==> flow/design.v <==
`timescale 1ns / 1ps
module sparse_detector #(
    parameter WORD_SIZE = 64
)(
    input  wire [WORD_SIZE-1:0] data_in,
    output wire                 is_zero,     
    output wire                 is_sparse    
);
    assign is_zero = (data_in == {WORD_SIZE{1'b0}});
    function integer count_ones;
        input [WORD_SIZE-1:0] v;
        integer i, cnt;
        begin
            cnt = 0;
            for (i = 0; i < WORD_SIZE; i = i + 1)
                cnt = cnt + v[i];
            count_ones = cnt;
        end
    endfunction
    wire [6:0] ones_count = count_ones(data_in);
    assign is_sparse = (ones_count < (WORD_SIZE / 10));
endmodule
`timescale 1ns / 1ps
module adaptive_pe #(
    parameter integer MAX_WIDTH = 64,
    parameter integer MAX_ACC_WIDTH = 20   
)(
    input  wire                         clk,
    input  wire                         reset,
    input  wire                         ce,
    input  wire                         accumulate,
    input  wire                         test_mode,
    input  wire [2:0]                   precision_mode,
    input  wire [MAX_WIDTH-1:0]         weight_in,
    input  wire [MAX_WIDTH-1:0]         activation_in,
    input  wire [MAX_WIDTH-1:0]         mask_in,
    output reg  [MAX_ACC_WIDTH-1:0]     accumulated_sum,
    output wire                         clock_gated,
    output wire                         computation_skipped,
    output wire [2:0]                   active_precision   
);
    reg [6:0] active_bits;       
    reg [5:0] parallel_ops;      
    reg [8:0] max_value;         
    always @(*) begin
        case (precision_mode)
            3'b000: begin   
                active_bits = 7'd64;
                parallel_ops = 6'd64;
                max_value = 9'd1;
            end
            3'b001: begin   
                active_bits = 7'd64;
                parallel_ops = 6'd32;
                max_value = 9'd3;
            end
            3'b010: begin   
                active_bits = 7'd64;
                parallel_ops = 6'd16;
                max_value = 9'd15;
            end
            3'b011: begin   
                active_bits = 7'd64;
                parallel_ops = 6'd8;
                max_value = 9'd255;
            end
            default: begin   
                active_bits = 7'd64;
                parallel_ops = 6'd64;
                max_value = 9'd1;
            end
        endcase
    end
    assign active_precision = precision_mode;
    wire weight_is_zero, activation_is_zero;
    wire weight_is_sparse, activation_is_sparse;
    sparse_detector #(
        .WORD_SIZE(MAX_WIDTH)
    ) weight_detector (
        .data_in(weight_in),
        .is_zero(weight_is_zero),
        .is_sparse(weight_is_sparse)
    );
    sparse_detector #(
        .WORD_SIZE(MAX_WIDTH)
    ) activation_detector (
        .data_in(activation_in),
        .is_zero(activation_is_zero),
        .is_sparse(activation_is_sparse)
    );
    wire skip_compute = weight_is_zero || activation_is_zero;
    assign computation_skipped = skip_compute && ce;
    wire pe_enable = ce && !skip_compute;
    wire acc_enable = pe_enable || test_mode;
    assign clock_gated = !pe_enable;
    reg [MAX_ACC_WIDTH-1:0] compute_result;
    always @(*) begin
        case (precision_mode)
            3'b000: compute_result = compute_1bit();
            3'b001: compute_result = compute_2bit();
            3'b010: compute_result = compute_4bit();
            3'b011: compute_result = compute_8bit();
            default: compute_result = {MAX_ACC_WIDTH{1'b0}};
        endcase
    end
    function [MAX_ACC_WIDTH-1:0] compute_1bit;
        reg [MAX_WIDTH-1:0] xnor_result;
        integer i, count;
        begin
            xnor_result = ~(weight_in ^ activation_in) & mask_in;
            count = 0;
            for (i = 0; i < MAX_WIDTH; i = i + 1) begin
                count = count + xnor_result[i];
            end
            compute_1bit = count[MAX_ACC_WIDTH-1:0];
        end
    endfunction
    function [MAX_ACC_WIDTH-1:0] compute_2bit;
        integer i;
        reg [1:0] w, a;
        reg [3:0] product;
        integer sum;
        begin
            sum = 0;
            for (i = 0; i < 32; i = i + 1) begin
                w = weight_in[i*2 +: 2];
                a = activation_in[i*2 +: 2];
                product = w * a;   
                sum = sum + product;
            end
            compute_2bit = sum[MAX_ACC_WIDTH-1:0];
        end
    endfunction
    function [MAX_ACC_WIDTH-1:0] compute_4bit;
        integer i;
        reg [3:0] w, a;
        reg [7:0] product;
        integer sum;
        begin
            sum = 0;
            for (i = 0; i < 16; i = i + 1) begin
                w = weight_in[i*4 +: 4];
                a = activation_in[i*4 +: 4];
                product = w * a;   
                sum = sum + product;
            end
            compute_4bit = sum[MAX_ACC_WIDTH-1:0];
        end
    endfunction
    function [MAX_ACC_WIDTH-1:0] compute_8bit;
        integer i;
        reg [7:0] w, a;
        reg [15:0] product;
        integer sum;
        begin
            sum = 0;
            for (i = 0; i < 8; i = i + 1) begin
                w = weight_in[i*8 +: 8];
                a = activation_in[i*8 +: 8];
                product = w * a;   
                sum = sum + product;
            end
            compute_8bit = sum[MAX_ACC_WIDTH-1:0];
        end
    endfunction
    always @(posedge clk or posedge reset) begin
        if (reset) begin
            accumulated_sum <= {MAX_ACC_WIDTH{1'b0}};
        end else if (acc_enable) begin
            if (!accumulate) begin
                accumulated_sum <= {MAX_ACC_WIDTH{1'b0}};
            end else begin
                accumulated_sum <= accumulated_sum + compute_result;
            end
        end
    end
endmodule
# Step by step through the tools: adaptive_pe

Module adaptive_pe before and after one edit of its RTL, step after step.
"unedited" refers to lines of the RTL above, "edited" to lines of the edited file.
"change": "edited" minus "unedited" as printed here.
Cell names lack the library's common part.
Not given: n/a

Top: adaptive_pe
Clock: clk
Standard-cell library: sky130hd
Timing corner: tt_025C_1v80

# Edit of the RTL

Unified diff, file above to edited file.
The edit is scripted: it alters the design's behaviour and was not made to optimise anything.

```diff
@@ -143,5 +143,5 @@
                 a = activation_in[i*4 +: 4];
                 product = w * a;   
-                sum = sum + product;
+                sum = sum - product;
             end
             compute_4bit = sum[MAX_ACC_WIDTH-1:0];
```

# Word-level counts

Source: Yosys, flattened and elaborated, memories not mapped. Widths are those after wreduce; folded enables and synchronous resets count as part of the registers. Registers that Yosys merges into a memory's read port (data or address) are not register bits. Print and check cells do not count. Equal cells are merged and count once.

Word-level totals:

| item                       | unedited | edited | change |
| register bits              | 20       | 20     | 0 |
| input bits                 | 200      | 200    | 0 |
| output and inout port bits | 25       | 25     | 0 |
| elaborated cells           | 191      | 192    | +1 |

Operators by class:

| item                       | unedited | edited | change |
| $add $sub $neg             | 117      | 118    | +1 |
| multipliers                | 56       | 56     | 0 |
| eq/ne operators            | 3        | 3      | 0 |
| multiplexer cells          | 2        | 2      | 0 |
| bitwise gates (word level) | 3        | 3      | 0 |
| reduce/logical cells       | 9        | 9      | 0 |

Operators with widths:

| kind                                             | unedited | edited | change |
| subtractor 20 x 8 -> 20 bit                      | 0        | 15     | +15 |
| adder 20 x 8 -> 20 bit                           | 3        | 0      | -3 |
| adder 10 x 8 -> 11 bit                           | 1        | 0      | -1 |
| adder 11 x 8 -> 12 bit                           | 1        | 0      | -1 |
| adder 12 x 8 -> 13 bit                           | 1        | 0      | -1 |
| adder 13 x 8 -> 14 bit                           | 1        | 0      | -1 |
| adder 14 x 8 -> 15 bit                           | 1        | 0      | -1 |
| adder 15 x 8 -> 16 bit                           | 1        | 0      | -1 |
| adder 16 x 8 -> 17 bit                           | 1        | 0      | -1 |
| adder 17 x 8 -> 18 bit                           | 1        | 0      | -1 |
| adder 18 x 8 -> 19 bit                           | 1        | 0      | -1 |
| adder 19 x 8 -> 20 bit                           | 1        | 0      | -1 |
| adder 8 x 8 -> 9 bit                             | 1        | 0      | -1 |
| adder 9 x 8 -> 10 bit                            | 1        | 0      | -1 |
| subtractor 1 x 8 -> 9 bit (first input constant) | 0        | 1      | +1 |

Operator kinds equal on both sides are left out: 58.

# Depth

Yosys ltp: most cells in a row. Word level: on the elaborated netlist, between registers, memories and ports. Mapped: between sequential cells and ports; inverters and the memories' decode and read muxes count.

Depth:

| item                          | unedited | edited | change |
| depth in word-level cells     | 69       | 69     | 0 |
| ABC_AREA                      | 0        | 0      | n/a |
| depth in mapped cells         | 40       | 45     | +5 |
| gate-level depth less buffers | 40       | 45     | +5 |

# After synthesis

The flow's flattened synthesis, as Yosys stat reports it; memories are mapped. The netlist is that of the ABC_AREA named above (0 if unset); the other value can give another one.

Cell types:

| cell     | unedited | edited | change |
| inv_1    | 1154     | 1210   | +56 |
| ha_1     | 546      | 578    | +32 |
| nand2_1  | 221      | 196    | -25 |
| a21oi_1  | 35       | 47     | +12 |
| xnor2_1  | 30       | 42     | +12 |
| nand3_1  | 19       | 7      | -12 |
| nor2_1   | 29       | 21     | -8 |
| clkbuf_1 | 5        | 12     | +7 |
| o21bai_1 | 5        | 12     | +7 |
| o21ai_1  | 6        | 12     | +6 |
| xor2_1   | 19       | 14     | -5 |
| o31ai_1  | 2        | 7      | +5 |
| a22o_1   | 5        | 9      | +4 |
| fa_1     | 869      | 872    | +3 |
| and2_1   | 283      | 280    | -3 |
| nand2b_1 | 43       | 46     | +3 |
| o211ai_1 | 6        | 3      | -3 |
| buf_6    | 3        | 0      | -3 |

Cell types equal on both sides are left out: 9.
The list need not be complete.

Mapped netlist:

| item                            | unedited | edited  | change |
| cell count                      | 3489     | 3589    | +100 |
| chip area (Yosys) (um^2)        | 34267.9  | 35058.6 | +790.7 |
| area of sequential cells (um^2) | 500.5    | 500.5   | 0.0 |
| mapped flip-flops               | 20       | 20      | 0 |
| buffer cells                    | 16       | 17      | +1 |

By module: a second synthesis without flattening, with its own total; a netlist apart from the flattened one above.

Unflattened totals:

| item                                    | unedited | edited  | change |
| cell total of the unflattened synthesis | 3825     | 3951    | +126 |
| area (unflattened synthesis) (um^2)     | 37676.1  | 38615.8 | +939.7 |

Each row is one instance without its submodules.

Modules, unedited:

| module                         | times used | cells | area (um^2) | seq. area (um^2) |
| adaptive_pe                    | 1          | 3441  | 34005.1     | 500.5 |
| sparse_detector (WORD_SIZE=64) | 2          | 192   | 1835.5      | 0.0 |

Modules, edited:

| module                         | times used | cells | area (um^2) | seq. area (um^2) |
| adaptive_pe                    | 1          | 3567  | 34944.8     | 500.5 |
| sparse_detector (WORD_SIZE=64) | 2          | 192   | 1835.5      | 0.0 |

# Timing after synthesis

Path of least setup slack by OpenSTA after synthesis, without wires, with an ideal clock, recovery checks aside; 20% of the period is set as input and as output delay. Where synthesis merged equal registers, the netlist keeps one of their names.

Path after synthesis:

| item                                | unedited                     | edited                       | change |
| path kind                           | input to register            | input to register            | n/a |
| start                               | input weight_in[61]          | input activation_in[1]       | n/a |
| end                                 | register accumulated_sum[19] | register accumulated_sum[18] | n/a |
| clock period (ns)                   | 13.0                         | 13.0                         | 0.0 |
| external input delay (ns)           | 2.600                        | 2.600                        | 0.000 |
| setup time (ns)                     | 0.127                        | 0.133                        | +0.006 |
| launch time at the first pin (ns)   | 2.600                        | 2.600                        | 0.000 |
| arrival (ns)                        | 11.281                       | 12.212                       | +0.931 |
| required time (ns)                  | 12.873                       | 12.867                       | -0.006 |
| path slack (ns)                     | 1.592                        | 0.656                        | -0.936 |
| delay of the path (ns)              | 8.808                        | 9.745                        | +0.937 |
| stages on the path                  | 36                           | 41                           | +5 |
| path buffers                        | 0                            | 1                            | +1 |
| period reached after synthesis (ns) | 11.408                       | 12.344                       | +0.936 |

"delay of the path" is the arrival time less input delay plus setup time.
"stages on the path": output pins that drive a net of the path, with the launching flip-flop's if there is one; two outputs of one cell count as two.
"period reached after synthesis" = period - worst setup slack (recovery checks aside). The figure is calculated, with input and output delays left at 20% of the set period.
The rows between start and end are the longest chain of elaborated cells between them; the timing report does not say that the signal goes this way. Where chains are equally long, one stands for them.
A line is the first line of the expression or statement that the cell stems from. Yosys adds cells for indexed reads and writes and turns some case tables into memories.
A register here has more assigning lines than the two given.

Between the ends, after synthesis, unedited:
Cell sequence: ha_1 -> inv_1 -> fa_1 -> fa_1 -> inv_1 -> fa_1 -> fa_1 -> inv_1 -> fa_1 -> fa_1 -> inv_1 -> fa_1 -> inv_1 -> fa_1 -> fa_1 -> fa_1 -> inv_1 -> ha_1 -> a21o_1 -> a21o_1 -> a21oi_1 -> nor2_1 -> a211oi_1 -> o21ai_1 -> a211oi_1 -> o22ai_1 -> ha_1 -> nand3_1 -> nor2_1 -> nor3b_1 -> o21ai_0 -> nor3_1 -> o41ai_2 -> xnor2_1 -> a21oi_1 -> o22ai_1
Cells in the longest elaborated chain: 9
Elaborated cells on any way between the ends: 21
RTL lines with such cells: 15
Those cells by class: 8 x add/sub; 3 x mul; 2 x mux; 3 x logic; 5 x reduce/logical

RTL lines, path after synthesis, unedited:

| item                               | line | text |
| from (decl)                        | 34   | `input  wire [MAX_WIDTH-1:0]         weight_in,` |
| bitwise XOR 64 bit                 | 110  | `xnor_result = ~(weight_in ^ activation_in) & mask_in;` |
| inverter 64 bit                    | 110  |  |
| AND 64 bit                         | 110  |  |
| adder 20 x 1 -> 20 bit x3          | 113  | `count = count + xnor_result[i];` |
| parallel mux 20 bit (select 4 bit) | 98   | `case (precision_mode)` |
| adder 20 bit                       | 173  | `accumulated_sum <= accumulated_sum + compute_result;` |
| two-way mux 20 bit                 | 170  | `if (!accumulate) begin` |
| to (assign)                        | 171  | `accumulated_sum <= {MAX_ACC_WIDTH{1'b0}};` |
| to (assign)                        | 173  |  |
| to (decl)                          | 37   | `output reg  [MAX_ACC_WIDTH-1:0]     accumulated_sum,` |

Between the ends, after synthesis, edited:
Cell sequence: clkbuf_1 -> and2_1 -> ha_1 -> fa_1 -> inv_1 -> ha_1 -> fa_1 -> inv_1 -> fa_1 -> inv_1 -> fa_1 -> fa_1 -> inv_1 -> fa_1 -> fa_1 -> fa_1 -> inv_1 -> fa_1 -> [5 not listed] -> nor3_1 -> nor2b_1 -> nor2_1 -> xor2_1 -> o21ai_0 -> a21oi_1 -> nor3_1 -> ha_1 -> a21oi_1 -> nand2b_1 -> nand2b_1 -> a221oi_4 -> o21ai_2 -> a311o_1 -> a21o_1 -> a21oi_2 -> xor2_1 -> o31ai_1
Cells in the longest elaborated chain: 69
Elaborated cells on any way between the ends: 131
RTL lines with such cells: 15
Those cells by class: 118 x add/sub; 3 x mul; 2 x mux; 3 x logic; 5 x reduce/logical

RTL lines, path after synthesis, edited:

| item                               | line | text |
| from (decl)                        | 35   | `input  wire [MAX_WIDTH-1:0]         activation_in,` |
| bitwise XOR 64 bit                 | 110  | `xnor_result = ~(weight_in ^ activation_in) & mask_in;` |
| inverter 64 bit                    | 110  |  |
| AND 64 bit                         | 110  |  |
| adder 1 x 1 -> 2 bit               | 113  | `count = count + xnor_result[i];` |
| adder 2 x 1 -> 3 bit               | 113  |  |
| adder 3 x 1 -> 4 bit               | 113  |  |
| adder 4 x 1 -> 5 bit               | 113  |  |
| [12 not listed]                    | n/a  |  |
| adder 17 x 1 -> 18 bit             | 113  |  |
| adder 18 x 1 -> 19 bit             | 113  |  |
| adder 19 x 1 -> 20 bit             | 113  |  |
| adder 20 x 1 -> 20 bit x44         | 113  |  |
| parallel mux 20 bit (select 4 bit) | 98   | `case (precision_mode)` |
| adder 20 bit                       | 173  | `accumulated_sum <= accumulated_sum + compute_result;` |
| two-way mux 20 bit                 | 170  | `if (!accumulate) begin` |
| to (assign)                        | 171  | `accumulated_sum <= {MAX_ACC_WIDTH{1'b0}};` |
| to (assign)                        | 173  |  |
| to (decl)                          | 37   | `output reg  [MAX_ACC_WIDTH-1:0]     accumulated_sum,` |

# Worst path after layout

From the final timing report of each run of pair 1: the path of least setup slack in the routed layout; clock arrival at registers is part of the times.

Path after layout:

| item                              | unedited                     | edited                       | change |
| path kind                         | input to register            | input to register            | n/a |
| start                             | input weight_in[29]          | input activation_in[46]      | n/a |
| end                               | register accumulated_sum[18] | register accumulated_sum[18] | n/a |
| clock period (ns)                 | 12.8                         | 12.8                         | 0.0 |
| external input delay (ns)         | 2.56                         | 2.56                         | 0.00 |
| setup time (ns)                   | 0.06                         | 0.09                         | +0.03 |
| launch time at the first pin (ns) | 2.56                         | 2.56                         | 0.00 |
| arrival (ns)                      | 12.62                        | 12.67                        | +0.05 |
| required time (ns)                | 12.99                        | 12.97                        | -0.02 |
| path slack (ns)                   | 0.37                         | 0.29                         | -0.08 |
| stages on the path                | 36                           | 35                           | -1 |
| path buffers                      | 3                            | 3                            | 0 |

The rows between start and end are the longest chain of elaborated cells between them; the timing report does not say that the signal goes this way. Where chains are equally long, one stands for them.
A register here has more assigning lines than the two given.

Between the ends, after layout, unedited:
Cell sequence: clkdlybuf4s50_1 -> and2_1 -> fa_1 -> inv_1 -> fa_1 -> fa_1 -> fa_1 -> inv_1 -> fa_1 -> fa_1 -> fa_1 -> fa_1 -> fa_1 -> inv_1 -> fa_1 -> inv_1 -> ha_1 -> o21ai_0 -> a21oi_1 -> buf_4 -> o21a_1 -> nor2_1 -> xnor2_1 -> buf_4 -> nand2_1 -> o221ai_1 -> ha_1 -> a2111oi_2 -> o211ai_1 -> a21oi_2 -> o21ai_1 -> o41ai_2 -> o21ai_1 -> xnor2_1 -> nand3_1 -> nand2_1
Cells in the longest elaborated chain: 41
Elaborated cells on any way between the ends: 81
RTL lines with such cells: 15
Those cells by class: 68 x add/sub; 3 x mul; 2 x mux; 3 x logic; 5 x reduce/logical

RTL lines, path after layout, unedited:

| item                               | line | text |
| from (decl)                        | 34   | `input  wire [MAX_WIDTH-1:0]         weight_in,` |
| bitwise XOR 64 bit                 | 110  | `xnor_result = ~(weight_in ^ activation_in) & mask_in;` |
| inverter 64 bit                    | 110  |  |
| AND 64 bit                         | 110  |  |
| adder 20 x 1 -> 20 bit x35         | 113  | `count = count + xnor_result[i];` |
| parallel mux 20 bit (select 4 bit) | 98   | `case (precision_mode)` |
| adder 20 bit                       | 173  | `accumulated_sum <= accumulated_sum + compute_result;` |
| two-way mux 20 bit                 | 170  | `if (!accumulate) begin` |
| to (assign)                        | 171  | `accumulated_sum <= {MAX_ACC_WIDTH{1'b0}};` |
| to (assign)                        | 173  |  |
| to (decl)                          | 37   | `output reg  [MAX_ACC_WIDTH-1:0]     accumulated_sum,` |

Between the ends, after layout, edited:
Cell sequence: clkdlybuf4s50_1 -> and2_1 -> fa_1 -> inv_1 -> fa_1 -> fa_1 -> fa_1 -> inv_1 -> fa_1 -> fa_1 -> fa_1 -> fa_1 -> fa_1 -> inv_1 -> fa_1 -> inv_1 -> ha_1 -> a21o_1 -> a21oi_1 -> o21bai_1 -> a21oi_1 -> buf_4 -> xor2_1 -> buf_4 -> o22ai_1 -> ha_1 -> and3_1 -> and3_1 -> a221oi_4 -> o21ai_2 -> a311o_1 -> a21o_1 -> a21oi_2 -> xor2_1 -> o31ai_1
Cells in the longest elaborated chain: 24
Elaborated cells on any way between the ends: 49
RTL lines with such cells: 15
Those cells by class: 36 x add/sub; 3 x mul; 2 x mux; 3 x logic; 5 x reduce/logical

RTL lines, path after layout, edited:

| item                               | line | text |
| from (decl)                        | 35   | `input  wire [MAX_WIDTH-1:0]         activation_in,` |
| bitwise XOR 64 bit                 | 110  | `xnor_result = ~(weight_in ^ activation_in) & mask_in;` |
| inverter 64 bit                    | 110  |  |
| AND 64 bit                         | 110  |  |
| adder 20 x 1 -> 20 bit x18         | 113  | `count = count + xnor_result[i];` |
| parallel mux 20 bit (select 4 bit) | 98   | `case (precision_mode)` |
| adder 20 bit                       | 173  | `accumulated_sum <= accumulated_sum + compute_result;` |
| two-way mux 20 bit                 | 170  | `if (!accumulate) begin` |
| to (assign)                        | 171  | `accumulated_sum <= {MAX_ACC_WIDTH{1'b0}};` |
| to (assign)                        | 173  |  |
| to (decl)                          | 37   | `output reg  [MAX_ACC_WIDTH-1:0]     accumulated_sum,` |

# Measured runs

Runs of the flow (Yosys, OpenROAD) on both versions; the two runs of a pair have the same settings. The constraints put input and output delay at 20% of the set period each and load the outputs with 0.01 pF.

Flow settings, pair 1:
CORE_UTILIZATION: 40
period_ns: 12.8
CAP_MARGIN: 20
CORE_MARGIN: 2
SLEW_MARGIN: 20

Measured results, pair 1:

| item                                | unedited | edited  | change |
| synthesis area (um^2)               | 34267.9  | 35058.6 | +790.7 |
| die outline area (um^2)             | 88027.9  | 90030.0 | +2002.1 |
| post-layout utilization             | 0.467    | 0.476   | +0.009 |
| worst setup slack after layout (ns) | 0.367    | 0.293   | -0.074 |
| post-route setup TNS (ns)           | 0.000    | 0.000   | 0.000 |
| lowest hold slack (ns)              | 0.510    | 0.522   | +0.012 |
| clock period achieved (ns)          | 12.433   | 12.507  | +0.074 |

Flow settings, pair 2:
CAP_MARGIN: 30
CORE_ASPECT_RATIO: 0.73
CORE_UTILIZATION: 31
GPL_TIMING_DRIVEN: 0
MIN_ROUTING_LAYER: met1
PLACE_DENSITY_LB_ADDON: 0.28
period_ns: 18.2
CORE_MARGIN: 2
SLEW_MARGIN: 20

Measured results, pair 2:

| item                                | unedited | edited   | change |
| synthesis area (um^2)               | 34267.9  | 35058.6  | +790.7 |
| die outline area (um^2)             | 113250.0 | 115833.0 | +2583.0 |
| post-layout utilization             | 0.35     | 0.35     | 0.00 |
| worst setup slack after layout (ns) | 3.309    | 2.545    | -0.764 |
| post-route setup TNS (ns)           | 0.000    | 0.000    | 0.000 |
| lowest hold slack (ns)              | 0.512    | 0.511    | -0.001 |
| clock period achieved (ns)          | 14.891   | 15.655   | +0.764 |

"clock period achieved" means the clock period less the worst setup slack. The figure is calculated, with input and output delays left at 20% of the set period.
